==> flow/design.v <==
module calculator(
	input newkey,
	input [4:0] keycode,
	input clk,
	input rst,
	output reg [19:0] x,
	output reg led							 
	);
	localparam PLUS = 1'd0;					 
	localparam TIMES = 1'd1;				 
	localparam CLEAR20 = 20'd0;				 
	localparam CLEAR2 = 2'd0;				 
	localparam CLEAR1 = 1'd0;				 
	reg [19:0] y;
	reg op;
	reg [19:0] nextX;
	reg [19:0] nextY;
	reg nextOp;
	reg nextLED;
	reg [2:0] select;
	wire [19:0] sum;
	wire [19:0] product;
	wire [19:0] result;
	wire [19:0] ovp;						 
	wire ovs;								 
	always @ (posedge clk)
		begin
			if (rst)
				begin
					x <= CLEAR20;
					y <= CLEAR20;
					op <= CLEAR1;
					led <= CLEAR1;
				end
			else
				begin
					x <= nextX;
					y <= nextY;
					op <= nextOp;
					led <= nextLED;
				end
		end
  always @ (select, x, y, op, led, result, ovp, ovs, keycode)
		case(select)
			3'd0:						 
				begin
              		nextX = x;
					nextY = y;
					nextOp = op;
					nextLED = led;
				end
			3'd1:						 
				begin
              		nextX = CLEAR20;
					nextY = x;
					nextOp = PLUS;
					nextLED = CLEAR1;
				end
			3'd2:						 
				begin
              		nextX = CLEAR20;
					nextY = x;
					nextOp = TIMES;
					nextLED = CLEAR1;
				end
			3'd3:						 
				begin
              		nextX = result;
					nextY = y;
					nextOp = op;
					nextLED = op ? (ovp != 0) : ovs;
				end	
			3'd4:						 
				begin
              		nextX = CLEAR20;
					nextY = CLEAR20;
					nextOp = CLEAR1;				 
					nextLED = CLEAR1;
				end
			3'd7:						 
				begin
              		nextX = {x[15:0],keycode[3:0]};	 
					nextY = y;
					nextOp = op;
					nextLED = CLEAR1;
				end
			default:					 
				begin
              		nextX = x;
					nextY = y;
					nextOp = op;
					nextLED = led;
				end
		endcase
	always @ (newkey, keycode)
		begin
			if(!newkey)	select <= 3'd0;				 
			else if(keycode[4]) select <= 3'd7;		 
			else select <= keycode[2:0];			 
		end
	assign result = op ? product : sum;				 
	assign {ovp, product} = x * y;					 
	assign {ovs, sum} = x + y;						 
endmodule	
From RTL to reports: calculator
Tool output for the design above before and after an edit, in the order of the flow.
Lines under "original" count in the file above, lines under "edited" in the edited file.
"difference" is "edited" less "original", of the values as shown.
Operators carry their Yosys type and port widths (W data, S select, Z words).
Library cell names are shortened.
The mark -- stands for no value.

set-up
  top = calculator
  clock input = clk
  cell library = sky130hd
  library corner = tt_025C_1v80

Edit of the RTL
The edit as a unified diff against the file above.
A script made this edit. It was not meant as an optimisation and need not keep what the design does.

begin of diff
@@ -12,5 +12,5 @@
 	localparam CLEAR2 = 2'd0;				 
 	localparam CLEAR1 = 1'd0;				 
-	reg [19:0] y;
+	reg [29:0] y;
 	reg op;
 	reg [19:0] nextX;
end of diff

Word-level counts
Source: Yosys, flattened and elaborated, memories not mapped. Widths are those after wreduce. Registers that Yosys merges into a memory's read port (data or address) are not register bits. Print and check cells do not count. Equal cells are merged and count once.

storage and ports
  item                             original  edited  difference
  bits in registers                42        42      0
  bits in latches                  0         0       0
  memory bits (writable)           0         0       0
  bits in read-only memories       0         0       0
  clocked read ports x word width  0         0       0
  memories kept                    0         0       0
  word-level cells                 28        27      -1

operators by class
  item                        original  edited  difference
  add/subtract/negate cells   1         1       0
  multipliers                 1         1       0
  div/mod/pow operators       0         0       0
  magnitude comparators       0         0       0
  eq/ne operators             5         5       0
  shifts and indexed selects  0         0       0
  multiplexer cells           8         8       0
  bitwise operators           0         0       0
  reduce/logical cells        9         8       -1

operators with widths
  operator              original  edited  difference
  $reduce_bool A2 Y1    3         2       -1
  $add A20 B20 Y21      1         0       -1
  $add A20 B21 Y21      0         1       +1
  $eq A3 B2 Y1 const B  2         2       0
  $eq A3 B3 Y1 const B  2         2       0
  $mux W3               2         2       0
  $pmux W1 S2           2         2       0
  $reduce_or A2 Y1      2         2       0
  $eq A3 B1 Y1 const B  1         1       0
  $mul A20 B20 Y40      1         1       0
  $mux W1               1         1       0
  $mux W20              1         1       0
  $pmux W20 S2          1         1       0
  $pmux W20 S3          1         1       0
  $reduce_bool A20 Y1   1         1       0
  $reduce_bool A3 Y1    1         1       0
  $reduce_or A3 Y1      1         1       0
  $reduce_or A4 Y1      1         1       0

Logic depth
Longest topological path by Yosys (ltp), each cell counted once; first at word level (registers and memories cut), then after technology mapping (sequential cells cut; the memories' decode and read muxes count).

depth
  item                          original  edited  difference
  depth after elaboration       5         5       0
  ABC_AREA                      0         0       --
  depth in mapped cells         27        27      0
  mapped depth without buffers  26        26      0

Netlist
The flow's flattened synthesis, as Yosys stat reports it; memories are mapped. The netlist is that of the ABC_AREA named above (0 if unset); the other value can give another one.

cells by type
  cell      original  edited  difference
  inv_1     326       326     0
  fa_1      321       321     0
  nand2_1   224       224     0
  and2_1    216       216     0
  ha_1      170       170     0
  clkbuf_1  107       107     0
  a21oi_1   64        64      0
  nor2_1    49        49      0
  dfxtp_1   42        42      0
  o21ai_0   41        41      0
  nor3_1    25        25      0
  xnor2_1   23        23      0
  o221a_2   21        21      0
  a21o_1    20        20      0
  nand3_1   18        18      0
  xor2_1    16        16      0
  a211oi_1  12        12      0
  a31oi_1   12        12      0

The list need not be complete.

mapped netlist
  item               original  edited   difference
  mapped cells       1871      1871     0
  mapped area (µm²)  16344.4   16344.4  0.0
  mapped flip-flops  42        42       0
  buffer cells       112       112      0

Path before layout
OpenSTA on the mapped netlist: ideal clock, no wires. The path of least setup slack (recovery checks aside). Input and output delay are each 20% of the period. Register names are those of the netlist, which keeps one name where synthesis merged equal registers.

path after synthesis
  item                           original                edited                  difference
  path kind                      flip-flop to flip-flop  flip-flop to flip-flop  --
  start point                    reg x[12]               reg x[12]               --
  end point                      reg led                 reg led                 --
  clock period (ns)              10.0                    10.0                    0.0
  time at the first pin (ns)     0.000                   0.000                   0.000
  data arrival time (ns)         6.779                   6.779                   0.000
  data required time (ns)        9.875                   9.875                   0.000
  path slack (ns)                3.096                   3.096                   0.000
  path delay (ns)                6.904                   6.904                   0.000
  stages                         25                      25                      0
  buffers on the path            2                       2                       0
  synthesis period reached (ns)  6.904                   6.904                   0.000

"path delay" = arrival - input delay + setup time.
"stages": output pins that drive a net of the path, with the launching flip-flop's if there is one; two outputs of one cell count as two.
"synthesis period reached" is the clock period less the worst setup slack; recovery checks do not enter. This is arithmetic on one report: input and output delays are still those of the set period (20% each).
Between the ends stands the longest chain of elaborated cells between them, by number of cells; it is not shown to be the way that was timed. Of several equally long chains one is given.
A line is the first line of the expression or statement that the cell stems from. Yosys adds cells for indexed reads and writes and turns some case tables into memories.

between the ends, after synthesis, original
  cell sequence = dfxtp_1 -> clkbuf_1 -> and2_1 -> fa_1 -> fa_1 -> inv_1 -> fa_1 -> inv_1 -> fa_1 -> fa_1 -> fa_1 -> inv_1 -> fa_1 -> inv_1 -> ha_1 -> clkbuf_1 -> nand3_1 -> or4b_1 -> and3b_1 -> a21oi_1 -> mux2i_1 -> a211oi_1 -> or4_4 -> nor4_2 -> a21oi_1
  cells in the longest elaborated chain = 4

ends and longest elaborated chain, after synthesis, original
  item                 RTL line  source
  start: declaration   6         output reg [19:0] x,
  start: assignment    30        x <= CLEAR20;
  start: assignment    37        x <= nextX;
  $mul A20 B20 Y40     102
  $reduce_bool A20 Y1  71        nextLED = op ? (ovp != 0) : ovs;
  $mux W1              71
  $pmux W1 S2          44        case(select)
  end: assignment      33        led <= CLEAR1;
  end: assignment      40        led <= nextLED;
  end: declaration     7         output reg led

between the ends, after synthesis, edited
  cell sequence = dfxtp_1 -> clkbuf_1 -> and2_1 -> fa_1 -> fa_1 -> inv_1 -> fa_1 -> inv_1 -> fa_1 -> fa_1 -> fa_1 -> inv_1 -> fa_1 -> inv_1 -> ha_1 -> clkbuf_1 -> nand3_1 -> or4b_1 -> and3b_1 -> a21oi_1 -> mux2i_1 -> a211oi_1 -> or4_4 -> nor4_2 -> a21oi_1
  cells in the longest elaborated chain = 4

ends and longest elaborated chain, after synthesis, edited
  item                 RTL line  source
  start: declaration   6         output reg [19:0] x,
  start: assignment    30        x <= CLEAR20;
  start: assignment    37        x <= nextX;
  $mul A20 B20 Y40     102
  $reduce_bool A20 Y1  71        nextLED = op ? (ovp != 0) : ovs;
  $mux W1              71
  $pmux W1 S2          44        case(select)
  end: assignment      33        led <= CLEAR1;
  end: assignment      40        led <= nextLED;
  end: declaration     7         output reg led

Path in the finished layout
From the final timing report of each run of pair A: the path of least setup slack in the routed layout; clock arrival at registers is part of the times.

path after layout
  item                        original                edited                  difference
  path kind                   flip-flop to flip-flop  flip-flop to flip-flop  --
  start point                 reg x[9]                reg x[9]                --
  end point                   reg led                 reg led                 --
  clock period (ns)           10.0                    10.0                    0.0
  time at the first pin (ns)  0.30                    0.30                    0.00
  data arrival time (ns)      7.92                    7.92                    0.00
  data required time (ns)     10.19                   10.19                   0.00
  path slack (ns)             2.27                    2.27                    0.00
  stages                      23                      23                      0
  buffers on the path         0                       0                       0

Between the ends stands the longest chain of elaborated cells between them, by number of cells; it is not shown to be the way that was timed. Of several equally long chains one is given.

between the ends, after layout, original
  cell sequence = dfxtp_1 -> and2_1 -> fa_1 -> inv_1 -> fa_1 -> fa_1 -> fa_1 -> inv_1 -> fa_1 -> fa_1 -> inv_1 -> fa_1 -> inv_1 -> ha_1 -> nand3_1 -> or4b_1 -> and3b_1 -> a21oi_1 -> mux2i_1 -> a211oi_1 -> or4_4 -> nor4_2 -> a21oi_1
  cells in the longest elaborated chain = 4

ends and longest elaborated chain, after layout, original
  item                 RTL line  source
  start: declaration   6         output reg [19:0] x,
  start: assignment    30        x <= CLEAR20;
  start: assignment    37        x <= nextX;
  $mul A20 B20 Y40     102
  $reduce_bool A20 Y1  71        nextLED = op ? (ovp != 0) : ovs;
  $mux W1              71
  $pmux W1 S2          44        case(select)
  end: assignment      33        led <= CLEAR1;
  end: assignment      40        led <= nextLED;
  end: declaration     7         output reg led

between the ends, after layout, edited
  cell sequence = dfxtp_1 -> and2_1 -> fa_1 -> inv_1 -> fa_1 -> fa_1 -> fa_1 -> inv_1 -> fa_1 -> fa_1 -> inv_1 -> fa_1 -> inv_1 -> ha_1 -> nand3_1 -> or4b_1 -> and3b_1 -> a21oi_1 -> mux2i_1 -> a211oi_1 -> or4_4 -> nor4_2 -> a21oi_1
  cells in the longest elaborated chain = 4

ends and longest elaborated chain, after layout, edited
  item                 RTL line  source
  start: declaration   6         output reg [19:0] x,
  start: assignment    30        x <= CLEAR20;
  start: assignment    37        x <= nextX;
  $mul A20 B20 Y40     102
  $reduce_bool A20 Y1  71        nextLED = op ? (ovp != 0) : ovs;
  $mux W1              71
  $pmux W1 S2          44        case(select)
  end: assignment      33        led <= CLEAR1;
  end: assignment      40        led <= nextLED;
  end: declaration     7         output reg led

Measured runs
Runs of the flow (Yosys, OpenROAD) on both versions; the two runs of a pair have the same settings. The constraints put input and output delay at 20% of the set period each and load the outputs with 0.01 pF.

flow settings, pair A
  CORE_UTILIZATION = 40
  period_ns = 10.0
  CAP_MARGIN = 20
  CORE_MARGIN = 2
  SLEW_MARGIN = 20

measured results, pair A
  item                             original   edited     difference
  cell area after synthesis (µm²)  16344.4    16344.4    0.0
  die area (µm²)                   42493.7    42493.7    0.0
  utilization                      0.426      0.426      0.000
  lowest setup slack (ns)          2.269      2.269      0.000
  total negative setup slack (ns)  0.000      0.000      0.000
  worst hold slack (ns)            0.532      0.532      0.000
  total design power (W)           0.0009343  0.0009343  0.0000000

flow settings, pair B
  ABC_AREA = 0
  CELL_PAD_IN_SITES_GLOBAL_PLACEMENT = 0
  CORE_UTILIZATION = 55
  GPL_TIMING_DRIVEN = 0
  PLACE_DENSITY = 0.46
  SETUP_SLACK_MARGIN = 0.82
  TNS_END_PERCENT = 50
  period_ns = 11.4
  CAP_MARGIN = 20
  CORE_MARGIN = 2
  SLEW_MARGIN = 20

measured results, pair B
  item                             original   edited     difference
  cell area after synthesis (µm²)  16344.4    16344.4    0.0
  die area (µm²)                   31111.7    31111.7    0.0
  utilization                      0.585      0.585      0.000
  lowest setup slack (ns)          2.688      2.688      0.000
  total negative setup slack (ns)  0.000      0.000      0.000
  worst hold slack (ns)            0.579      0.579      0.000
  total design power (W)           0.0008314  0.0008314  0.0000000

"total design power" rests on the timing tool's default activity at the inputs, not on a simulated workload.
